==> flow/design.v <==
`default_nettype none
module MagComp
  #(parameter WIDTH = 30)
  (output logic AltB, AeqB, AgtB,
   input logic [WIDTH-1:0] A,
   input logic [WIDTH-1:0] B);
  assign AltB= (A<B);
  assign AgtB= (A>B);
  assign AeqB= (A==B);
endmodule : MagComp
module Adder
  #(parameter WIDTH = 30)
  (output logic [WIDTH:0] S,
   input logic add,
   input logic [WIDTH-1:0] A,
   input logic [WIDTH-1:0] B);
  assign S = add ? A+B : A-B;
endmodule : Adder
module Multiplier
  #(parameter WIDTH = 30)
  (output logic [(WIDTH*2)-1:0] S,
   input logic [WIDTH-1:0] A,
   input logic [WIDTH-1:0] B);
  assign S = A*B;
endmodule : Multiplier
module Mux2to1
  #(parameter WIDTH = 30)
  (output logic [WIDTH-1:0]Y,
   input logic S,
   input logic [WIDTH-1:0]I0,
   input logic [WIDTH-1:0]I1);
  assign Y=S?I1:I0;
endmodule : Mux2to1
module Register
  #(parameter WIDTH = 3)
  (input logic [WIDTH-1:0] D,
   input logic en, clear,
   input logic clock,
   output logic [WIDTH-1:0] Q);
  always_ff @(posedge clock)
    if (clear)
      Q <= 0;
    else if (en)
      Q <= D;
    else
      Q <= Q;
endmodule: Register
module Counter
  #(parameter WIDTH = 4)
  (input logic clock,
   input logic clear,
   input logic en,
   output logic [WIDTH-1:0] Q);
  always_ff @(posedge clock) begin
    if (clear) begin
      Q <= 0;
    end
    else if (en) begin
      Q <= Q + 1'b1;
    end
    else begin
      Q <= Q;
    end
  end
endmodule: Counter
module Synchronizer
  (input logic async,
   input logic clock,
   output logic sync);
  logic tmp1, tmp2;
  assign tmp2 = tmp1;
  always_ff @(posedge clock)
    tmp1 <= async;
  always_ff @(posedge clock)
    sync <= tmp2;
endmodule : Synchronizer
module ShiftRegister_8_128 
  (input logic [7:0] data_in,
   input logic en,
   input logic clock, rst,
   output logic [127:0] Q);
  always_ff @(posedge clock) begin
    if (rst) begin
      Q <= 128'b0;
    end
    else if (en) begin
      Q <= {Q[119:0],data_in};
    end
    else begin
      Q <= Q;
    end
  end
endmodule : ShiftRegister_8_128
module ShiftRegister_6_96
  (input logic [5:0] data_in,
   input logic en,
   input logic clock, rst,
   output logic [95:0] Q);
  always_ff @(posedge clock) begin
    if (rst) begin
      Q <= 96'b0;
    end
    else if (en) begin
      Q <= {Q[89:0],data_in};
    end
    else begin
      Q <= Q;
    end
  end
endmodule : ShiftRegister_6_96
module ShiftRegister_48_96
  (input logic [47:0] data_in,
   input logic en,
   input logic clock, rst,
   output logic [95:0] Q);
  always_ff @(posedge clock) begin
    if (rst) begin
      Q <= 96'b0;
    end
    else if (en) begin
      Q <= {Q[47:0],data_in};
    end
    else begin
      Q <= Q;
    end
  end
endmodule : ShiftRegister_48_96
module edge_detector (
    input logic signal,
    input logic clk,
    output logic pulse
);
    logic tmp1;
    always_ff @(posedge clk) begin
        tmp1<=signal;
    end
    assign pulse = (~tmp1)& signal;
endmodule: edge_detector
module ShiftRegister_12_96
  (input logic [11:0] data_in,
   input logic en,
   input logic clock, rst,
   output logic [95:0] Q);
  always_ff @(posedge clock) begin
    if (rst) begin
      Q <= 96'b0;
    end
    else if (en) begin
      Q <= {Q[83:0],data_in};
    end
    else begin
      Q <= Q;
    end
  end
endmodule : ShiftRegister_12_96
module ShiftRegister_20_160
  (input logic [19:0] data_in,
   input logic en,
   input logic clock, rst,
   output logic [159:0] Q);
  always_ff @(posedge clock) begin
    if (rst) begin
      Q <= 160'b0;
    end
    else if (en) begin
      Q <= {Q[149:0],data_in};
    end
    else begin
      Q <= Q;
    end
  end
endmodule : ShiftRegister_20_160
module ShiftRegister_96_96
  (input logic [95:0] data_in,
   input logic en,
   input logic clock, rst,
   output logic [95:0] Q);
  always_ff @(posedge clock) begin
    if (rst) begin
      Q <= 96'b0;
    end
    else if (en) begin
      Q <= data_in;
    end
    else begin
      Q <= Q;
    end
  end
endmodule : ShiftRegister_96_96
module ShiftRegister_160_160
  (input logic [159:0] data_in,
   input logic en,
   input logic clock, rst,
   output logic [159:0] Q);
  always_ff @(posedge clock) begin
    if (rst) begin
      Q <= 160'b0;
    end
    else if (en) begin
      Q <= data_in;
    end
    else begin
      Q <= Q;
    end
  end
endmodule : ShiftRegister_160_160
module ShiftRegister_80_160
  (input logic [79:0] data_in,
   input logic en,
   input logic clock, rst,
   output logic [159:0] Q);
  always_ff @(posedge clock) begin
    if (rst) begin
      Q <= 160'b0;
    end
    else if (en) begin
      Q <= {Q[79:0],data_in};
    end
    else begin
      Q <= Q;
    end
  end
endmodule : ShiftRegister_80_160
module ShiftRegister_40_160
  (input logic [39:0] data_in,
   input logic en,
   input logic clock, rst,
   output logic [159:0] Q);
  always_ff @(posedge clock) begin
    if (rst) begin
      Q <= 160'b0;
    end
    else if (en) begin
      Q <= {Q[119:0],data_in};
    end
    else begin
      Q <= Q;
    end
  end
endmodule : ShiftRegister_40_160
`default_nettype none
module Add_Path(input logic [63:0] mat_A, mat_B,
                input logic clk, rst, add_en,
                input logic sign,
                output logic [159:0] mat_out,
                output logic finish);
    logic shift_en;
    logic [19:0] shift_in;
    logic [4:0] add1_out, add2_out;
    logic [3:0] add1_in1, add1_in2, add2_in1, add2_in2;
    Adder #(4) add1 (.S(add1_out), .add(~sign), .A(add1_in1), .B(add1_in2));
    Adder #(4) add2 (.S(add2_out), .add(~sign), .A(add2_in1), .B(add2_in2));
    assign shift_in[19:10] = {5'b0, add1_out};
    assign shift_in[9:0] = {5'b0, add2_out};
    ShiftRegister_20_160 shift1 (.data_in(shift_in), .en(shift_en), .clock(clk), .rst(rst), .Q(mat_out));
    add_fsm fsm (.mat_A(mat_A), .mat_B(mat_B), .clk(clk), .rst(rst), .add_en(add_en),
                 .add1_in1(add1_in1), .add1_in2(add1_in2), .add2_in1(add2_in1), .add2_in2(add2_in2),
                 .shift_en(shift_en), .finish(finish));
endmodule : Add_Path
module add_fsm (input logic [63:0] mat_A, mat_B,
                input logic clk, rst, add_en,
                output logic [3:0] add1_in1, add1_in2, add2_in1, add2_in2,
                output logic shift_en, finish);
    logic [3:0] mat_A_1, mat_A_2, mat_A_3, mat_A_4;
    logic [3:0] mat_A_5, mat_A_6, mat_A_7, mat_A_8;
    logic [3:0] mat_A_9, mat_A_10, mat_A_11, mat_A_12;
    logic [3:0] mat_A_13, mat_A_14, mat_A_15, mat_A_16;
    logic [3:0] mat_B_1, mat_B_2, mat_B_3, mat_B_4;
    logic [3:0] mat_B_5, mat_B_6, mat_B_7, mat_B_8;
    logic [3:0] mat_B_9, mat_B_10, mat_B_11, mat_B_12;
    logic [3:0] mat_B_13, mat_B_14, mat_B_15, mat_B_16;
    assign mat_A_1 = mat_A[63:60];
    assign mat_A_2 = mat_A[59:56];
    assign mat_A_3 = mat_A[55:52];
    assign mat_A_4 = mat_A[51:48];
    assign mat_A_5 = mat_A[47:44];
    assign mat_A_6 = mat_A[43:40];
    assign mat_A_7 = mat_A[39:36];
    assign mat_A_8 = mat_A[35:32];
    assign mat_A_9 = mat_A[31:28];
    assign mat_A_10 = mat_A[27:24];
    assign mat_A_11 = mat_A[23:20];
    assign mat_A_12 = mat_A[19:16];
    assign mat_A_13 = mat_A[15:12];
    assign mat_A_14 = mat_A[11:8];
    assign mat_A_15 = mat_A[7:4];
    assign mat_A_16 = mat_A[3:0];
    assign mat_B_1 = mat_B[63:60];
    assign mat_B_2 = mat_B[59:56];
    assign mat_B_3 = mat_B[55:52];
    assign mat_B_4 = mat_B[51:48];
    assign mat_B_5 = mat_B[47:44];
    assign mat_B_6 = mat_B[43:40];
    assign mat_B_7 = mat_B[39:36];
    assign mat_B_8 = mat_B[35:32];
    assign mat_B_9 = mat_B[31:28];
    assign mat_B_10 = mat_B[27:24];
    assign mat_B_11 = mat_B[23:20];
    assign mat_B_12 = mat_B[19:16];
    assign mat_B_13 = mat_B[15:12];
    assign mat_B_14 = mat_B[11:8];
    assign mat_B_15 = mat_B[7:4];
    assign mat_B_16 = mat_B[3:0];
    enum logic [3:0] {S,A1,A2,A3,A4,A5,A6,A7,A8,E} cur_state, n_state;
    always_comb begin
        case(cur_state)
            S: begin
                add1_in1 = 4'b0;
                add1_in2 = 4'b0;
                add2_in1 = 4'b0;
                add2_in2 = 4'b0;
                shift_en = 1'b0;
                finish = 1'b0;
                if(add_en) begin
                    n_state = A1;
                end
                else begin
                    n_state = S;
                end
            end
            A1: begin
                add1_in1 = mat_A_1;
                add1_in2 = mat_B_1;
                add2_in1 = mat_A_2;
                add2_in2 = mat_B_2;
                shift_en = 1'b1;
                finish = 1'b0;
                n_state = A2;
            end
            A2: begin
                add1_in1 = mat_A_3;
                add1_in2 = mat_B_3;
                add2_in1 = mat_A_4;
                add2_in2 = mat_B_4;
                shift_en = 1'b1;
                finish = 1'b0;
                n_state = A3;
            end
            A3: begin
                add1_in1 = mat_A_5;
                add1_in2 = mat_B_5;
                add2_in1 = mat_A_6;
                add2_in2 = mat_B_6;
                shift_en = 1'b1;
                finish = 1'b0;
                n_state = A4;
            end
            A4: begin
                add1_in1 = mat_A_7;
                add1_in2 = mat_B_7;
                add2_in1 = mat_A_8;
                add2_in2 = mat_B_8;
                shift_en = 1'b1;
                finish = 1'b0;
                n_state = A5;
            end
            A5: begin
                add1_in1 = mat_A_9;
                add1_in2 = mat_B_9;
                add2_in1 = mat_A_10;
                add2_in2 = mat_B_10;
                shift_en = 1'b1;
                finish = 1'b0;
                n_state = A6;
            end
            A6: begin
                add1_in1 = mat_A_11;
                add1_in2 = mat_B_11;
                add2_in1 = mat_A_12;
                add2_in2 = mat_B_12;
                shift_en = 1'b1;
                finish = 1'b0;
                n_state = A7;
            end
            A7: begin
                add1_in1 = mat_A_13;
                add1_in2 = mat_B_13;
                add2_in1 = mat_A_14;
                add2_in2 = mat_B_14;
                shift_en = 1'b1;
                finish = 1'b0;
                n_state = A8;
            end
            A8: begin
                add1_in1 = mat_A_15;
                add1_in2 = mat_B_15;
                add2_in1 = mat_A_16;
                add2_in2 = mat_B_16;
                shift_en = 1'b1;
                finish = 1'b0;
                n_state = E;
            end
            E: begin
                add1_in1 = 4'b0;
                add1_in2 = 4'b0;
                add2_in1 = 4'b0;
                add2_in2 = 4'b0;
                shift_en = 1'b0;
                finish = 1'b1;
                n_state = E;
            end
            default: begin
                add1_in1 = 4'b0;
                add1_in2 = 4'b0;
                add2_in1 = 4'b0;
                add2_in2 = 4'b0;
                shift_en = 1'b0;
                finish = 1'b0;
                n_state = S;
            end
        endcase
    end
    always_ff @(posedge clk) begin
        if(rst)
            cur_state <= S;
        else
            cur_state <= n_state;
    end
endmodule : add_fsm
`default_nettype none
module Multiply_Path(input logic [63:0] mat_A, mat_B,
                     input logic clk, rst, mult_en,
                     output logic [159:0] mat_out,
                     output logic finish);
    logic [3:0] mult1_in1, mult1_in2;
    logic [7:0] mult1_out;
    logic [3:0] mult2_in1, mult2_in2;
    logic [7:0] mult2_out;
    logic [3:0] mult3_in1, mult3_in2;
    logic [7:0] mult3_out;
    logic [3:0] mult4_in1, mult4_in2;
    logic [7:0] mult4_out;
    logic [3:0] mult5_in1, mult5_in2;
    logic [7:0] mult5_out;
    logic [3:0] mult6_in1, mult6_in2;
    logic [7:0] mult6_out;
    logic [3:0] mult7_in1, mult7_in2;
    logic [7:0] mult7_out;
    logic [3:0] mult8_in1, mult8_in2;
    logic [7:0] mult8_out;
    logic [7:0] add_in1, add_in2, add_in3, add_in4;
    logic [9:0] add_out;
    logic [7:0] add_in5, add_in6, add_in7, add_in8;
    logic [9:0] add_out2;
    logic layer_1_en, layer_2_en;
    Multiplier #(4) mult1(.S(mult1_out),
                          .A(mult1_in1),
                          .B(mult1_in2));
    Multiplier #(4) mult2(.S(mult2_out),
                          .A(mult2_in1),
                          .B(mult2_in2));
    Multiplier #(4) mult3(.S(mult3_out),
                          .A(mult3_in1),
                          .B(mult3_in2));
    Multiplier #(4) mult4(.S(mult4_out),
                          .A(mult4_in1),
                          .B(mult4_in2));
    Multiplier #(4) mult5(.S(mult5_out),
                          .A(mult5_in1),
                          .B(mult5_in2));
    Multiplier #(4) mult6(.S(mult6_out),
                          .A(mult6_in1),
                          .B(mult6_in2));
    Multiplier #(4) mult7(.S(mult7_out),
                          .A(mult7_in1),
                          .B(mult7_in2));
    Multiplier #(4) mult8(.S(mult8_out),
                          .A(mult8_in1),
                          .B(mult8_in2));
    Register #(32) layer_1_reg(.D({mult1_out, mult2_out, mult3_out, mult4_out}),
                               .en(layer_1_en),
                               .clock(clk),
                               .clear(rst),
                               .Q({add_in1, add_in2, add_in3, add_in4}));
    Register #(32) layer_1_2_reg(.D({mult5_out, mult6_out, mult7_out, mult8_out}),
                                 .en(layer_1_en),
                                 .clock(clk),
                                 .clear(rst),
                                 .Q({add_in5, add_in6, add_in7, add_in8}));
    assign add_out = add_in1 + add_in2 + add_in3 + add_in4;
    assign add_out2 = add_in5 + add_in6 + add_in7 + add_in8;
    ShiftRegister_20_160 shift_register(.data_in({add_out, add_out2}),
                                      .en(layer_2_en),
                                      .clock(clk),
                                      .rst(rst),
                                      .Q(mat_out));
    mult_fsm fsm(.mat_A(mat_A),
                 .mat_B(mat_B),
                 .clk(clk),
                 .rst(rst),
                 .mult_en(mult_en),
                 .mult1_in1(mult1_in1),
                 .mult1_in2(mult1_in2),
                 .mult2_in1(mult2_in1),
                 .mult2_in2(mult2_in2),
                 .mult3_in1(mult3_in1),
                 .mult3_in2(mult3_in2),
                 .mult4_in1(mult4_in1),
                 .mult4_in2(mult4_in2),
                 .mult5_in1(mult5_in1),
                 .mult5_in2(mult5_in2),
                 .mult6_in1(mult6_in1),
                 .mult6_in2(mult6_in2),
                 .mult7_in1(mult7_in1),
                 .mult7_in2(mult7_in2),
                 .mult8_in1(mult8_in1),
                 .mult8_in2(mult8_in2),
                 .layer_1_en(layer_1_en),
                 .layer_2_en(layer_2_en),
                 .finish(finish));
endmodule : Multiply_Path
module mult_fsm(input logic [63:0] mat_A, mat_B,
                input logic clk, rst, mult_en,
                output logic [3:0] mult1_in1, mult1_in2,
                output logic [3:0] mult2_in1, mult2_in2,
                output logic [3:0] mult3_in1, mult3_in2,
                output logic [3:0] mult4_in1, mult4_in2,
                output logic [3:0] mult5_in1, mult5_in2,
                output logic [3:0] mult6_in1, mult6_in2,
                output logic [3:0] mult7_in1, mult7_in2,
                output logic [3:0] mult8_in1, mult8_in2,
                output logic layer_1_en, layer_2_en, finish);
    logic [3:0] mat_A_1, mat_A_2, mat_A_3, mat_A_4;
    logic [3:0] mat_A_5, mat_A_6, mat_A_7, mat_A_8;
    logic [3:0] mat_A_9, mat_A_10, mat_A_11, mat_A_12;
    logic [3:0] mat_A_13, mat_A_14, mat_A_15, mat_A_16;
    logic [3:0] mat_B_1, mat_B_2, mat_B_3, mat_B_4;
    logic [3:0] mat_B_5, mat_B_6, mat_B_7, mat_B_8;
    logic [3:0] mat_B_9, mat_B_10, mat_B_11, mat_B_12;
    logic [3:0] mat_B_13, mat_B_14, mat_B_15, mat_B_16;
    assign mat_A_1 = mat_A[63:60];
    assign mat_A_2 = mat_A[59:56];
    assign mat_A_3 = mat_A[55:52];
    assign mat_A_4 = mat_A[51:48];
    assign mat_A_5 = mat_A[47:44];
    assign mat_A_6 = mat_A[43:40];
    assign mat_A_7 = mat_A[39:36];
    assign mat_A_8 = mat_A[35:32];
    assign mat_A_9 = mat_A[31:28];
    assign mat_A_10 = mat_A[27:24];
    assign mat_A_11 = mat_A[23:20];
    assign mat_A_12 = mat_A[19:16];
    assign mat_A_13 = mat_A[15:12];
    assign mat_A_14 = mat_A[11:8];
    assign mat_A_15 = mat_A[7:4];
    assign mat_A_16 = mat_A[3:0];
    assign mat_B_1 = mat_B[63:60];
    assign mat_B_2 = mat_B[59:56];
    assign mat_B_3 = mat_B[55:52];
    assign mat_B_4 = mat_B[51:48];
    assign mat_B_5 = mat_B[47:44];
    assign mat_B_6 = mat_B[43:40];
    assign mat_B_7 = mat_B[39:36];
    assign mat_B_8 = mat_B[35:32];
    assign mat_B_9 = mat_B[31:28];
    assign mat_B_10 = mat_B[27:24];
    assign mat_B_11 = mat_B[23:20];
    assign mat_B_12 = mat_B[19:16];
    assign mat_B_13 = mat_B[15:12];
    assign mat_B_14 = mat_B[11:8];
    assign mat_B_15 = mat_B[7:4];
    assign mat_B_16 = mat_B[3:0];
    enum logic [4:0] {S,M1,M2A1,M3A2,M4A3,M5A4,M6A5,M7A6,M8A7,A8,E} cur_state, n_state;
    always_comb begin
        case(cur_state)
            S: begin
                mult1_in1 = 4'b0;
                mult1_in2 = 4'b0;
                mult2_in1 = 4'b0;
                mult2_in2 = 4'b0;
                mult3_in1 = 4'b0;
                mult3_in2 = 4'b0;
                mult4_in1 = 4'b0;
                mult4_in2 = 4'b0;
                mult5_in1 = 4'b0;
                mult5_in2 = 4'b0;
                mult6_in1 = 4'b0;
                mult6_in2 = 4'b0;
                mult7_in1 = 4'b0;
                mult7_in2 = 4'b0;
                mult8_in1 = 4'b0;
                mult8_in2 = 4'b0;
                layer_1_en = 1'b0;
                layer_2_en = 1'b0;
                finish = 1'b0;
                if(mult_en)
                    n_state = M1;
                else
                    n_state = S;
            end
            M1: begin
                mult1_in1 = mat_A_1;
                mult1_in2 = mat_B_1;
                mult2_in1 = mat_A_2;
                mult2_in2 = mat_B_5;
                mult3_in1 = mat_A_3;
                mult3_in2 = mat_B_9;
                mult4_in1 = mat_A_4;
                mult4_in2 = mat_B_13;
                mult5_in1 = mat_A_1;
                mult5_in2 = mat_B_2;
                mult6_in1 = mat_A_2;
                mult6_in2 = mat_B_6;
                mult7_in1 = mat_A_3;
                mult7_in2 = mat_B_10;
                mult8_in1 = mat_A_4;
                mult8_in2 = mat_B_14;
                layer_1_en = 1'b1;
                layer_2_en = 1'b0;
                finish = 1'b0;
                n_state = M2A1;
            end
            M2A1: begin
                mult1_in1 = mat_A_1;
                mult1_in2 = mat_B_3;
                mult2_in1 = mat_A_2;
                mult2_in2 = mat_B_7;
                mult3_in1 = mat_A_3;
                mult3_in2 = mat_B_11;
                mult4_in1 = mat_A_4;
                mult4_in2 = mat_B_15;
                mult5_in1 = mat_A_1;
                mult5_in2 = mat_B_4;
                mult6_in1 = mat_A_2;
                mult6_in2 = mat_B_8;
                mult7_in1 = mat_A_3;
                mult7_in2 = mat_B_12;
                mult8_in1 = mat_A_4;
                mult8_in2 = mat_B_16;
                layer_1_en = 1'b1;
                layer_2_en = 1'b1;
                finish = 1'b0;
                n_state = M3A2;
            end
            M3A2: begin
                mult1_in1 = mat_A_5;
                mult1_in2 = mat_B_1;
                mult2_in1 = mat_A_6;
                mult2_in2 = mat_B_5;
                mult3_in1 = mat_A_7;
                mult3_in2 = mat_B_9;
                mult4_in1 = mat_A_8;
                mult4_in2 = mat_B_13;
                mult5_in1 = mat_A_5;
                mult5_in2 = mat_B_2;
                mult6_in1 = mat_A_6;
                mult6_in2 = mat_B_6;
                mult7_in1 = mat_A_7;
                mult7_in2 = mat_B_10;
                mult8_in1 = mat_A_8;
                mult8_in2 = mat_B_14;
                layer_1_en = 1'b1;
                layer_2_en = 1'b1;
                finish = 1'b0;
                n_state = M4A3;
            end
            M4A3: begin
                mult1_in1 = mat_A_5;
                mult1_in2 = mat_B_3;
                mult2_in1 = mat_A_6;
                mult2_in2 = mat_B_7;
                mult3_in1 = mat_A_7;
                mult3_in2 = mat_B_11;
                mult4_in1 = mat_A_8;
                mult4_in2 = mat_B_15;
                mult5_in1 = mat_A_5;
                mult5_in2 = mat_B_4;
                mult6_in1 = mat_A_6;
                mult6_in2 = mat_B_8;
                mult7_in1 = mat_A_7;
                mult7_in2 = mat_B_12;
                mult8_in1 = mat_A_8;
                mult8_in2 = mat_B_16;
                layer_1_en = 1'b1;
                layer_2_en = 1'b1;
                finish = 1'b0;
                n_state = M5A4;
            end
            M5A4: begin
                mult1_in1 = mat_A_9;
                mult1_in2 = mat_B_1;
                mult2_in1 = mat_A_10;
                mult2_in2 = mat_B_5;
                mult3_in1 = mat_A_11;
                mult3_in2 = mat_B_9;
                mult4_in1 = mat_A_12;
                mult4_in2 = mat_B_13;
                mult5_in1 = mat_A_9;
                mult5_in2 = mat_B_2;
                mult6_in1 = mat_A_10;
                mult6_in2 = mat_B_6;
                mult7_in1 = mat_A_11;
                mult7_in2 = mat_B_10;
                mult8_in1 = mat_A_12;
                mult8_in2 = mat_B_14;
                layer_1_en = 1'b1;
                layer_2_en = 1'b1;
                finish = 1'b0;
                n_state = M6A5;
            end
            M6A5: begin
                mult1_in1 = mat_A_9;
                mult1_in2 = mat_B_3;
                mult2_in1 = mat_A_10;
                mult2_in2 = mat_B_7;
                mult3_in1 = mat_A_11;
                mult3_in2 = mat_B_11;
                mult4_in1 = mat_A_12;
                mult4_in2 = mat_B_15;
                mult5_in1 = mat_A_9;
                mult5_in2 = mat_B_4;
                mult6_in1 = mat_A_10;
                mult6_in2 = mat_B_8;
                mult7_in1 = mat_A_11;
                mult7_in2 = mat_B_12;
                mult8_in1 = mat_A_12;
                mult8_in2 = mat_B_16;
                layer_1_en = 1'b1;
                layer_2_en = 1'b1;
                finish = 1'b0;
                n_state = M7A6;
            end
            M7A6: begin
                mult1_in1 = mat_A_13;
                mult1_in2 = mat_B_1;
                mult2_in1 = mat_A_14;
                mult2_in2 = mat_B_5;
                mult3_in1 = mat_A_15;
                mult3_in2 = mat_B_9;
                mult4_in1 = mat_A_16;
                mult4_in2 = mat_B_13;
                mult5_in1 = mat_A_13;
                mult5_in2 = mat_B_2;
                mult6_in1 = mat_A_14;
                mult6_in2 = mat_B_6;
                mult7_in1 = mat_A_15;
                mult7_in2 = mat_B_10;
                mult8_in1 = mat_A_16;
                mult8_in2 = mat_B_14;
                layer_1_en = 1'b1;
                layer_2_en = 1'b1;
                finish = 1'b0;
                n_state = M8A7;
            end
            M8A7: begin
                mult1_in1 = mat_A_13;
                mult1_in2 = mat_B_3;
                mult2_in1 = mat_A_14;
                mult2_in2 = mat_B_7;
                mult3_in1 = mat_A_15;
                mult3_in2 = mat_B_11;
                mult4_in1 = mat_A_16;
                mult4_in2 = mat_B_15;
                mult5_in1 = mat_A_13;
                mult5_in2 = mat_B_4;
                mult6_in1 = mat_A_14;
                mult6_in2 = mat_B_8;
                mult7_in1 = mat_A_15;
                mult7_in2 = mat_B_12;
                mult8_in1 = mat_A_16;
                mult8_in2 = mat_B_16;
                layer_1_en = 1'b1;
                layer_2_en = 1'b1;
                finish = 1'b0;
                n_state = A8;
            end
            A8: begin
                mult1_in1 = 4'b0;
                mult1_in2 = 4'b0;
                mult2_in1 = 4'b0;
                mult2_in2 = 4'b0;
                mult3_in1 = 4'b0;
                mult3_in2 = 4'b0;
                mult4_in1 = 4'b0;
                mult4_in2 = 4'b0;
                mult5_in1 = 4'b0;
                mult5_in2 = 4'b0;
                mult6_in1 = 4'b0;
                mult6_in2 = 4'b0;
                mult7_in1 = 4'b0;
                mult7_in2 = 4'b0;
                mult8_in1 = 4'b0;
                mult8_in2 = 4'b0;
                layer_1_en = 1'b0;
                layer_2_en = 1'b1;
                finish = 1'b0;
                n_state = E;
            end
            E: begin
                mult1_in1 = 4'b0;
                mult1_in2 = 4'b0;
                mult2_in1 = 4'b0;
                mult2_in2 = 4'b0;
                mult3_in1 = 4'b0;
                mult3_in2 = 4'b0;
                mult4_in1 = 4'b0;
                mult4_in2 = 4'b0;
                mult5_in1 = 4'b0;
                mult5_in2 = 4'b0;
                mult6_in1 = 4'b0;
                mult6_in2 = 4'b0;
                mult7_in1 = 4'b0;
                mult7_in2 = 4'b0;
                mult8_in1 = 4'b0;
                mult8_in2 = 4'b0;
                layer_1_en = 1'b0;
                layer_2_en = 1'b0;
                finish = 1'b1;
                n_state = E;
            end
            default: begin
                mult1_in1 = 4'b0;
                mult1_in2 = 4'b0;
                mult2_in1 = 4'b0;
                mult2_in2 = 4'b0;
                mult3_in1 = 4'b0;
                mult3_in2 = 4'b0;
                mult4_in1 = 4'b0;
                mult4_in2 = 4'b0;
                mult5_in1 = 4'b0;
                mult5_in2 = 4'b0;
                mult6_in1 = 4'b0;
                mult6_in2 = 4'b0;
                mult7_in1 = 4'b0;
                mult7_in2 = 4'b0;
                mult8_in1 = 4'b0;
                mult8_in2 = 4'b0;
                layer_1_en = 1'b0;
                layer_2_en = 1'b0;
                finish = 1'b0;
                n_state = S;
            end
        endcase
    end
    always_ff @(posedge clk) begin
        if(rst)
            cur_state <= S;
        else
            cur_state <= n_state;
    end
endmodule : mult_fsm
`default_nettype none
module Matrix_Calculator 
    (input logic [7:0] data_in,
     input logic enter, sw,
     input logic [1:0] operation,
     input logic clk, rst,
     output logic [4:0] data_out,
     output logic finish, error,
     output logic [3:0] index);
    logic input_en;
    logic[127:0] input_matrix;
    logic[1:0] input_op;
    logic[159:0] add_output, mul_output;
    logic[159:0] selected_output;
    logic[63:0] input_matrix_A, input_matrix_B;
    logic add_en, mul_en;
    logic add_finish, mul_finish;
    logic switch_pulse, enter_pulse;
    assign input_matrix_A = input_matrix[127:64];
    assign input_matrix_B = input_matrix[63:0];
    ShiftRegister_8_128 shift_register(.data_in(data_in),
                                      .en(enter_pulse && input_en),
                                      .clock(clk),
                                      .rst(rst),
                                      .Q(input_matrix));
    Register #(2) op_reg(.D(operation),
                         .en(enter_pulse && input_en),
                         .clock(clk),
                         .clear(rst),
                         .Q(input_op));
    Mux2to1 #(160) output_mux(.Y(selected_output),
                             .I1(add_output),
                             .I0(mul_output),
                             .S(input_op[1]));
    matrix_calc_fsm fsm(.clk(clk),
                        .rst(rst),
                        .enter(enter_pulse),
                        .add_finish(add_finish),
                        .mul_finish(mul_finish),
                        .finish(finish),
                        .input_op(input_op),
                        .input_en(input_en),
                        .error(error),
                        .mul_en(mul_en),
                        .add_en(add_en));
    Add_Path add_logic(.mat_A(input_matrix_A),
                       .mat_B(input_matrix_B),
                       .clk(clk),
                       .rst(rst),
                       .add_en(add_en),
                       .sign(input_op[0]),
                       .mat_out(add_output),
                       .finish(add_finish));
    Multiply_Path mul_logic(.mat_A(input_matrix_A),
                            .mat_B(input_matrix_B),
                            .clk(clk),
                            .rst(rst),
                            .mult_en(mul_en),
                            .mat_out(mul_output),
                            .finish(mul_finish));
    edge_detector sw_de(.clk(clk),
                        .signal(sw),
                        .pulse(switch_pulse));
    edge_detector ed_de(.clk(clk),
                        .signal(enter),
                        .pulse(enter_pulse));
    logic [4:0] index_count;
    Counter #(5) index_counter(.clock(clk),
                               .clear(rst),
                               .en(finish && switch_pulse),
                               .Q(index_count));
    assign index = index_count[4:1];
    always_comb begin
        case(index_count)
            5'b0000_0: data_out = selected_output[159:155];
            5'b0000_1: data_out = selected_output[154:150];
            5'b0001_0: data_out = selected_output[149:145];
            5'b0001_1: data_out = selected_output[144:140];
            5'b0010_0: data_out = selected_output[139:135];
            5'b0010_1: data_out = selected_output[134:130];
            5'b0011_0: data_out = selected_output[129:125];
            5'b0011_1: data_out = selected_output[124:120];
            5'b0100_0: data_out = selected_output[119:115];
            5'b0100_1: data_out = selected_output[114:110];
            5'b0101_0: data_out = selected_output[109:105];
            5'b0101_1: data_out = selected_output[104:100];
            5'b0110_0: data_out = selected_output[99:95];
            5'b0110_1: data_out = selected_output[94:90];
            5'b0111_0: data_out = selected_output[89:85];
            5'b0111_1: data_out = selected_output[84:80];
            5'b1000_0: data_out = selected_output[79:75];
            5'b1000_1: data_out = selected_output[74:70];
            5'b1001_0: data_out = selected_output[69:65];
            5'b1001_1: data_out = selected_output[64:60];
            5'b1010_0: data_out = selected_output[59:55];
            5'b1010_1: data_out = selected_output[54:50];
            5'b1011_0: data_out = selected_output[49:45];
            5'b1011_1: data_out = selected_output[44:40];
            5'b1100_0: data_out = selected_output[39:35];
            5'b1100_1: data_out = selected_output[34:30];
            5'b1101_0: data_out = selected_output[29:25];
            5'b1101_1: data_out = selected_output[24:20];
            5'b1110_0: data_out = selected_output[19:15];
            5'b1110_1: data_out = selected_output[14:10];
            5'b1111_0: data_out = selected_output[9:5];
            5'b1111_1: data_out = selected_output[4:0];
            default: data_out = 5'b0;
        endcase
    end
endmodule : Matrix_Calculator
module matrix_calc_fsm (input logic clk, rst,
                        input logic enter,
                        input logic [1:0] input_op,
                        input logic add_finish, mul_finish,
                        output logic finish,
                        output logic input_en, error,
                        output logic mul_en, add_en);
    enum logic [4:0] {S,S1,S2,S3,S4,S5,S6,S7,S8,
                      S9,S10,S11,S12,S13,S14,S15,S16,
                      M,A,E,F} cur_state, n_state;
    always_comb begin
        case(cur_state)
            S: begin
                input_en = 1'b1;
                error = 1'b0;
                mul_en = 1'b0;
                add_en = 1'b0;
                finish = 1'b0;
                if(enter) begin
                    n_state = S1;
                end
                else begin
                    n_state = S;
                end
            end
            S1: begin
                input_en = 1'b1;
                error = 1'b0;
                mul_en = 1'b0;
                add_en = 1'b0;
                finish = 1'b0;
                if(enter) begin
                    n_state = S2;
                end
                else begin
                    n_state = S1;
                end
            end
            S2: begin
                input_en = 1'b1;
                error = 1'b0;
                mul_en = 1'b0;
                add_en = 1'b0;
                finish = 1'b0;
                if(enter) begin
                    n_state = S3;
                end
                else begin
                    n_state = S2;
                end
            end
            S3: begin
                input_en = 1'b1;
                error = 1'b0;
                mul_en = 1'b0;
                add_en = 1'b0;
                finish = 1'b0;
                if(enter) begin
                    n_state = S4;
                end
                else begin
                    n_state = S3;
                end
            end
            S4: begin
                input_en = 1'b1;
                error = 1'b0;
                mul_en = 1'b0;
                add_en = 1'b0;
                finish = 1'b0;
                if(enter) begin
                    n_state = S5;
                end
                else begin
                    n_state = S4;
                end
            end
            S5: begin
                input_en = 1'b1;
                error = 1'b0;
                mul_en = 1'b0;
                add_en = 1'b0;
                finish = 1'b0;
                if(enter) begin
                    n_state = S6;
                end
                else begin
                    n_state = S5;
                end
            end
            S6: begin
                input_en = 1'b1;
                error = 1'b0;
                mul_en = 1'b0;
                add_en = 1'b0;
                finish = 1'b0;
                if(enter) begin
                    n_state = S7;
                end
                else begin
                    n_state = S6;
                end
            end
            S7: begin
                input_en = 1'b1;
                error = 1'b0;
                mul_en = 1'b0;
                add_en = 1'b0;
                finish = 1'b0;
                if(enter) begin
                    n_state = S8;
                end
                else begin
                    n_state = S7;
                end
            end
            S8: begin
                input_en = 1'b1;
                error = 1'b0;
                mul_en = 1'b0;
                add_en = 1'b0;
                finish = 1'b0;
                if(enter) begin
                    n_state = S9;
                end
                else begin
                    n_state = S8;
                end
            end
            S9: begin
                input_en = 1'b1;
                error = 1'b0;
                mul_en = 1'b0;
                add_en = 1'b0;
                finish = 1'b0;
                if(enter) begin
                    n_state = S10;
                end
                else begin
                    n_state = S9;
                end
            end
            S10: begin
                input_en = 1'b1;
                error = 1'b0;
                mul_en = 1'b0;
                add_en = 1'b0;
                finish = 1'b0;
                if(enter) begin
                    n_state = S11;
                end
                else begin
                    n_state = S10;
                end
            end
            S11: begin
                input_en = 1'b1;
                error = 1'b0;
                mul_en = 1'b0;
                add_en = 1'b0;
                finish = 1'b0;
                if(enter) begin
                    n_state = S12;
                end
                else begin
                    n_state = S11;
                end
            end
            S12: begin
                input_en = 1'b1;
                error = 1'b0;
                mul_en = 1'b0;
                add_en = 1'b0;
                finish = 1'b0;
                if(enter) begin
                    n_state = S13;
                end
                else begin
                    n_state = S12;
                end
            end
            S13: begin
                input_en = 1'b1;
                error = 1'b0;
                mul_en = 1'b0;
                add_en = 1'b0;
                finish = 1'b0;
                if(enter) begin
                    n_state = S14;
                end
                else begin
                    n_state = S13;
                end
            end
            S14: begin
                input_en = 1'b1;
                error = 1'b0;
                mul_en = 1'b0;
                add_en = 1'b0;
                finish = 1'b0;
                if(enter) begin
                    n_state = S15;
                end
                else begin
                    n_state = S14;
                end
            end
            S15: begin
                input_en = 1'b1;
                error = 1'b0;
                mul_en = 1'b0;
                add_en = 1'b0;
                finish = 1'b0;
                if(enter) begin
                    n_state = S16;
                end
                else begin
                    n_state = S15;
                end
            end
            S16: begin
                input_en = 1'b0;
                mul_en = 1'b0;
                add_en = 1'b0;
                finish = 1'b0;
                if (input_op == 2'b00) begin
                    n_state = M;
                    error = 1'b0;
                    mul_en = 1'b1;
                end
                else if (input_op[1] == 1'b1) begin
                    n_state = A;
                    error = 1'b0;
                    add_en = 1'b1;
                end
                else begin
                    n_state = F;
                    error = 1'b1;
                end
            end
            F: begin
                input_en = 1'b0;
                error = 1'b1;
                mul_en = 1'b0;
                add_en = 1'b0;
                finish = 1'b0;
                n_state = F;
            end
            M: begin
                input_en = 1'b0;
                mul_en = 1'b0;
                add_en = 1'b0;
                error = 1'b0;
                if (mul_finish) begin
                    n_state = E;
                    finish = 1'b1;
                end
                else begin
                    n_state = M;
                    finish = 1'b0;
                end
            end
            A: begin
                input_en = 1'b0;
                mul_en = 1'b0;
                add_en = 1'b0;
                error = 1'b0;
                if (add_finish) begin
                    n_state = E;
                    finish = 1'b1;
                end
                else begin
                    n_state = A;
                    finish = 1'b0;
                end
            end
            E: begin
                input_en = 1'b0;
                mul_en = 1'b0;
                add_en = 1'b0;
                error = 1'b0;
                finish = 1'b1;
                n_state = E;
            end
            default: begin
                input_en = 1'b0;
                mul_en = 1'b0;
                add_en = 1'b0;
                error = 1'b0;
                finish = 1'b0;
                n_state = S;
            end
        endcase
    end
    always_ff @(posedge clk) begin
        if(rst)
            cur_state <= S;
        else
            cur_state <= n_state;
    end
endmodule : matrix_calc_fsm
`default_nettype none
module my_chip (
    input logic [11:0] io_in,  
    output logic [11:0] io_out,  
    input logic clock,
    input logic reset  
);
    logic [7:0] data_in;
    logic enter, sw;
    logic rst;
    logic [1:0] operation;
    logic [4:0] data_out;
    logic finish, error;
    logic [3:0] index;
    Synchronizer sync1(.async(io_in[0]), .clock(clock), .sync(data_in[0]));
    Synchronizer sync2(.async(io_in[1]), .clock(clock), .sync(data_in[1]));
    Synchronizer sync3(.async(io_in[2]), .clock(clock), .sync(data_in[2]));
    Synchronizer sync4(.async(io_in[3]), .clock(clock), .sync(data_in[3]));
    Synchronizer sync5(.async(io_in[4]), .clock(clock), .sync(data_in[4]));
    Synchronizer sync6(.async(io_in[5]), .clock(clock), .sync(data_in[5]));
    Synchronizer sync7(.async(io_in[6]), .clock(clock), .sync(data_in[6]));
    Synchronizer sync8(.async(io_in[7]), .clock(clock), .sync(data_in[7]));
    Synchronizer sync9(.async(io_in[8]), .clock(clock), .sync(enter));
    Synchronizer sync10(.async(io_in[9]), .clock(clock), .sync(sw));
    Synchronizer sync11(.async(io_in[10]), .clock(clock), .sync(operation[0]));
    Synchronizer sync12(.async(io_in[11]), .clock(clock), .sync(operation[1]));
    Synchronizer sync13(.async(reset), .clock(clock), .sync(rst));
    assign io_out[4:0] = data_out[4:0];
    assign io_out[5] = finish;
    assign io_out[6] = error;
    assign io_out[10:7] = index[3:0];
    assign io_out[11] = 1'b0;
    Matrix_Calculator matrix_calculator(.data_in(data_in),
                                        .enter(enter),
                                        .sw(sw),
                                        .operation(operation), 
                                        .clk(clock), 
                                        .rst(rst), 
                                        .data_out(data_out), 
                                        .finish(finish), 
                                        .error(error), 
                                        .index(index));
endmodule
# ---- From RTL to reports: my_chip
# What the tools print for my_chip, step after step.
# Line numbers count from 1 in the design file above.
# Library cell names are shortened.
# Not given: n/a
dict set report setup {
  top {my_chip}
  clock {clock}
  cell_library {sky130hd}
  corner {tt_025C_1v80}
}

# ---- After elaboration
# Counts by Yosys on the flattened word-level netlist (proc, flatten, opt, wreduce; memories kept). Register bits leave out memories and registers merged into their read ports (data or address); mux counts leave out enables and synchronous resets folded into registers. Print and check cells are left out.
dict set report word_totals {
  regBits 481
  latch_bits 0
  ramBits 0
  mem_bits_ro 0
  clocked_rd_ports_x_width 0
  mem_count 0
  in_bits 14
  output_inout_bits 12
  word_cells 212
}
dict set report classes {
  addsub 11
  multipliers 8
  div 0
  compare 0
  n_eq 70
  n_shift 0
  muxes 62
  bitwise 4
  reduce_and_logical 19
}
# operator n
set op_table {}
lappend op_table {{4-bit by 4-bit multiplier with 8-bit output} 8}
lappend op_table {{5-bit parallel mux with 32-bit select} 1}
lappend op_table {{160-bit two-way mux} 1}
lappend op_table {{4-bit parallel mux with 8-bit select} 4}
lappend op_table {{5-bit == test with constant B} 21}
lappend op_table {{5-bit parallel mux with 21-bit select} 1}
lappend op_table {{5-bit by 4-bit == test with 1-bit output with constant B} 19}
lappend op_table {{4-bit parallel mux with 4-bit select} 4}
lappend op_table {{4-bit parallel mux with 2-bit select} 8}
lappend op_table {{5-bit by 3-bit == test with 1-bit output with constant B} 12}
lappend op_table {{5-bit parallel mux with 10-bit select} 1}
lappend op_table {{4-bit parallel mux with 9-bit select} 1}
lappend op_table {{5-bit by 2-bit == test with 1-bit output with constant B} 6}
lappend op_table {{1-bit two-way mux} 26}
lappend op_table {{8-bit OR reduction} 3}
lappend op_table {{10-bit by 8-bit adder with 10-bit output} 2}
lappend op_table {{9-bit by 8-bit adder with 10-bit output} 2}
lappend op_table {{8-bit by 8-bit adder with 9-bit output} 2}
lappend op_table {{16-bit OR reduction} 1}
lappend op_table {{4-bit by 3-bit == test with 1-bit output with constant B} 4}
lappend op_table {{5-bit by 1-bit == test with 1-bit output with constant B} 3}
lappend op_table {{5-bit zero test} 3}
lappend op_table {{5-bit two-way mux} 3}
lappend op_table {{2-bit OR reduction} 6}
lappend op_table {{3-bit two-way mux} 4}
lappend op_table {{4-bit by 4-bit adder with 5-bit output} 2}
lappend op_table {{4-bit by 4-bit subtractor with 5-bit output} 2}
lappend op_table {{2-bit two-way mux} 5}
# Other operator kinds: 13; their cells: 19.

# ---- Longest topological paths
# Yosys ltp: most cells in a row. Word level: on the elaborated netlist, between registers, memories and ports. Mapped: between sequential cells and ports; inverters and the memories' decode and read muxes count.
dict set report depth {
  word_depth 5
  ABC_AREA 0
  depth_mapped 17
}

# ---- Netlist
# The flow's flattened synthesis, as Yosys stat reports it; memories are mapped. The netlist is that of the ABC_AREA named above (0 if unset); the other value can give another one.
dict set report mapped {
  mapped_cells 3131
  area_um2 25430.6
  sequential_area_um2 10189.8
  ff_cells 509
}
# cell n
set types {}
lappend types {dfxtp_1 509}
lappend types {nand2_1 888}
lappend types {a21oi_1 472}
lappend types {ha_1 130}
lappend types {fa_1 66}
lappend types {a22oi_1 120}
lappend types {nor2_1 157}
lappend types {clkbuf_1 153}
lappend types {mux2i_1 40}
lappend types {xnor2_1 35}
lappend types {inv_1 67}
lappend types {or2_2 37}
lappend types {nor2b_1 33}
lappend types {buf_2 38}
lappend types {o21ai_0 36}
lappend types {a22o_1 20}
lappend types {nor4b_1 20}
lappend types {a21o_1 21}
# Not listed: further types 50, cells in them 289.
# The figures by module come from a second, unflattened synthesis with its own total; it is not the netlist above.
dict set report hier_totals {
  cells_unflattened 3171
  area_unflattened_um2 32023.2
}
# Rows give one instance, submodules left out.
# mod n_inst cells area_um2 mod_seq_area_um2
set modules {}
lappend modules {ShiftRegister_20_160 2 516 5693.0 3203.1}
lappend modules {ShiftRegister_8_128 1 412 4652.0 2562.5}
lappend modules {{Multiplier #(WIDTH=4)} 8 51 447.9 0.0}
lappend modules {{Mux2to1 #(WIDTH=160)} 1 178 2342.2 0.0}
lappend modules {{Register #(WIDTH=32)} 2 103 1163.6 640.6}
lappend modules {Matrix_Calculator 1 256 1745.4 0.0}
lappend modules {Multiply_Path 1 185 1542.7 0.0}
lappend modules {mult_fsm 1 185 1300.0 220.2}
lappend modules {add_fsm 1 123 1016.0 200.2}
lappend modules {matrix_calc_fsm 1 76 800.8 420.4}
lappend modules {Synchronizer 13 2 40.0 40.0}
lappend modules {{Adder #(WIDTH=4)} 2 23 195.2 0.0}
lappend modules {{Counter #(WIDTH=5)} 1 22 247.7 100.1}
lappend modules {{Register #(WIDTH=2)} 1 6 67.6 40.0}
# Modules not listed: 3.

# ---- Worst setup path after synthesis
# Path of least setup slack by OpenSTA after synthesis, without wires, with an ideal clock, recovery checks aside; 20% of the period is set as input and as output delay. Where synthesis merged equal registers, the netlist keeps one of their names.
dict set report synth_path {
  path_kind {register to output}
  startpoint {reg matrix_calculator.index_counter.Q[2]}
  endpoint {out io_out[3]}
  clock_period_ns 10.0
  output_delay_ns 2.000
  t_arrival_ns 2.149
  t_required_ns 8.000
  slack_ns 5.851
  path_delay_ns 2.149
  driving_pins 11
  path_buffers 3
  synth_period_reached_ns 4.149
}
# "path_delay_ns" = arrival - input delay + setup time.
# At an output port there is no setup time.
# "driving_pins" counts driving pins, that of a launching flip-flop among them; a cell with two outputs on the path counts twice.
# "synth_period_reached_ns" is the clock period less the worst setup slack; recovery checks do not enter. This is arithmetic on one report: input and output delays are still those of the set period (20% each).
# Between the ends stands the longest chain of elaborated cells between them, by number of cells; it is not shown to be the way that was timed. Of several equally long chains one is given.
# Each line given opens the expression or statement behind the cell; cells for indexed reads and writes are added by Yosys, which also makes memories of some case tables.
# A register here has more assigning lines than the two given.
dict set report synth_between {
  cell_sequence {dfxtp_1 > buf_2 > buf_1 > nand2_1 > nor2_1 > ha_1 > clkbuf_1 > a221oi_1 > o211ai_1 > a222oi_1 > o2111ai_1}
  elab_chain_len 2
  cone_cells 33
  lines_between 1
  classes_between {eq/ne: 31; mux: 1; reduce/logical: 1}
}
# item line_no
set synth_lines {}
lappend synth_lines {{from (decl)} 53} ;# output logic [WIDTH-1:0] Q);
lappend synth_lines {{from (assign)} 56} ;# Q <= 0;
lappend synth_lines {{from (assign)} 59} ;# Q <= Q + 1'b1;
lappend synth_lines {{5-bit == test} 915} ;# case(index_count)
lappend synth_lines {{5-bit parallel mux with 32-bit select} 915}
lappend synth_lines {{to (decl)} 1256} ;# output logic [11:0] io_out,

# ---- Path in the finished layout
# From the final timing report of job 1: the path of least setup slack in the routed layout; clock arrival at registers is part of the times.
dict set report layout_path {
  path_kind {register to output}
  startpoint {reg matrix_calculator.index_counter.Q[2]}
  endpoint {out io_out[3]}
  clock_period_ns 4.49
  output_delay_ns 0.90
  t_arrival_ns 3.55
  t_required_ns 3.59
  slack_ns 0.04
  driving_pins 12
  path_buffers 4
}
# Between the ends stands the longest chain of elaborated cells between them, by number of cells; it is not shown to be the way that was timed. Of several equally long chains one is given.
# A register here has more assigning lines than the two given.
dict set report layout_between {
  cell_sequence {dfxtp_2 > buf_6 > buf_12 > nand2_1 > nor2_1 > ha_1 > clkbuf_8 > a221oi_1 > o211ai_1 > a222oi_1 > o2111ai_2 > dlygate4sd2_1}
  elab_chain_len 2
  cone_cells 33
  lines_between 1
  classes_between {eq/ne: 31; mux: 1; reduce/logical: 1}
}
# item line_no
set layout_lines {}
lappend layout_lines {{from (decl)} 53} ;# output logic [WIDTH-1:0] Q);
lappend layout_lines {{from (assign)} 56} ;# Q <= 0;
lappend layout_lines {{from (assign)} 59} ;# Q <= Q + 1'b1;
lappend layout_lines {{5-bit == test} 915} ;# case(index_count)
lappend layout_lines {{5-bit parallel mux with 32-bit select} 915}
lappend layout_lines {{to (decl)} 1256} ;# output logic [11:0] io_out,

Hand-over note for my_chip

my_chip through Yosys and OpenROAD on sky130hd: 3 stored runs, unordered, with their settings and measured results. The constraints put input and output delay at 20% of the set period each and load the outputs with 0.01 pF.
"achieved_period_ns": clock period set for the run, less the worst setup slack. It is reckoned from that one timing run; input and output delays stay at 20% of the period that was set.
"worst_path_ns" = time allowed to the worst setup path (clock period - input delay - output delay, where it has them) - its slack; a late launch clock adds to it, a late capture clock takes from it.

# job 1
==> flow/run.sh <==
#!/bin/bash
# the make line also repeats the synthesis and layout settings of config.mk as NAME=value (left out here)
make -C /OpenROAD-flow-scripts/flow DESIGN_CONFIG=/design/flow/config.mk WORK_HOME=/design/flow/orfs CLKGATE_MAP_FILE= finish
==> flow/config.mk <==
export PLATFORM = sky130hd
export DESIGN_NAME = my_chip
export DESIGN_NICKNAME = my_chip
export VERILOG_FILES = /design/flow/design.v
export SDC_FILE = /design/flow/constraint.sdc
export NUM_CORES = 4
export LEC_CHECK = 0
export CAP_MARGIN = 25
export CELL_PAD_IN_SITES_DETAIL_PLACEMENT = 1
export CELL_PAD_IN_SITES_GLOBAL_PLACEMENT = 3
export CORE_MARGIN = 5
export CORE_UTILIZATION = 40
export CTS_CLUSTER_DIAMETER = 111
export GPL_TIMING_DRIVEN = 0
export MAX_ROUTING_LAYER = met5
export MIN_ROUTING_LAYER = met1
export SLEW_MARGIN = 20
export TNS_END_PERCENT = 45
==> flow/constraint.sdc <==
create_clock -name core_clock -period 4.49 [get_ports {clock}]
set_input_delay 0.8980 -clock core_clock [delete_from_list [all_inputs] [get_ports {clock}]]
set_output_delay 0.8980 -clock core_clock [all_outputs]
set_load 0.01 [all_outputs]

==> job 1: results <==
worst_hold_slack_ns=0.327
ws_setup_ns=0.039
setupTns_ns=0.000
utilization_frac=0.469
achieved_period_ns=4.451
design.die.area_um2=68720.0
synthArea_um2=25430.6
worst_path_ns=3.55
worst_path_kind="register to output"
finish.stdcell_area_um2=29569.6

# job 2
==> flow/run.sh <==
#!/bin/bash
# the make line also repeats the synthesis and layout settings of config.mk as NAME=value (left out here)
make -C /OpenROAD-flow-scripts/flow DESIGN_CONFIG=/design/flow/config.mk WORK_HOME=/design/flow/orfs CLKGATE_MAP_FILE= finish
==> flow/config.mk <==
export PLATFORM = sky130hd
export DESIGN_NAME = my_chip
export DESIGN_NICKNAME = my_chip
export VERILOG_FILES = /design/flow/design.v
export SDC_FILE = /design/flow/constraint.sdc
export NUM_CORES = 4
export LEC_CHECK = 0
export CAP_MARGIN = 20
export CORE_MARGIN = 2
export CORE_UTILIZATION = 39
export CTS_CLUSTER_SIZE = 30
export GPL_ROUTABILITY_DRIVEN = 0
export GPL_TIMING_DRIVEN = 1
export HOLD_SLACK_MARGIN = 0.28
export MAX_ROUTING_LAYER = met5
export PLACE_DENSITY_LB_ADDON = 0.19
export SETUP_SLACK_MARGIN = 1.13
export SLEW_MARGIN = 20
export TNS_END_PERCENT = 35
==> flow/constraint.sdc <==
create_clock -name core_clock -period 9.07 [get_ports {clock}]
set_input_delay 1.8140 -clock core_clock [delete_from_list [all_inputs] [get_ports {clock}]]
set_output_delay 1.8140 -clock core_clock [all_outputs]
set_load 0.01 [all_outputs]

==> job 2: results <==
setupTns_ns=0.000
achieved_period_ns=6.369
ws_setup_ns=2.701
design.die.area_um2=67265.0
worst_hold_slack_ns=0.305
worst_path_ns=4.56
worst_path_kind="register to output"
utilization_frac=0.436
synthArea_um2=25430.6
finish.stdcell_area_um2=28076.9

# job 3
==> flow/run.sh <==
#!/bin/bash
# the make line also repeats the synthesis and layout settings of config.mk as NAME=value (left out here)
make -C /OpenROAD-flow-scripts/flow DESIGN_CONFIG=/design/flow/config.mk WORK_HOME=/design/flow/orfs CLKGATE_MAP_FILE= finish
==> flow/config.mk <==
export PLATFORM = sky130hd
export DESIGN_NAME = my_chip
export DESIGN_NICKNAME = my_chip
export VERILOG_FILES = /design/flow/design.v
export SDC_FILE = /design/flow/constraint.sdc
export NUM_CORES = 4
export LEC_CHECK = 0
export CAP_MARGIN = 20
export CORE_MARGIN = 2
export CORE_UTILIZATION = 23
export CTS_CLUSTER_SIZE = 30
export GPL_ROUTABILITY_DRIVEN = 0
export GPL_TIMING_DRIVEN = 0
export HOLD_SLACK_MARGIN = 0.28
export MAX_ROUTING_LAYER = met5
export PLACE_DENSITY_LB_ADDON = 0.19
export SETUP_SLACK_MARGIN = -1.0
export SLEW_MARGIN = 20
export TNS_END_PERCENT = 35
==> flow/constraint.sdc <==
create_clock -name core_clock -period 10.9 [get_ports {clock}]
set_input_delay 2.1800 -clock core_clock [delete_from_list [all_inputs] [get_ports {clock}]]
set_output_delay 2.1800 -clock core_clock [all_outputs]
set_load 0.01 [all_outputs]

==> job 3: results <==
worst_hold_slack_ns=0.326
achieved_period_ns=6.721
finish.stdcell_area_um2=29527.1
synthArea_um2=25430.6
utilization_frac=0.27
ws_setup_ns=4.179
setupTns_ns=0.000
design.die.area_um2=113242.0
worst_path_ns=4.54
worst_path_kind="register to output"

End of note.
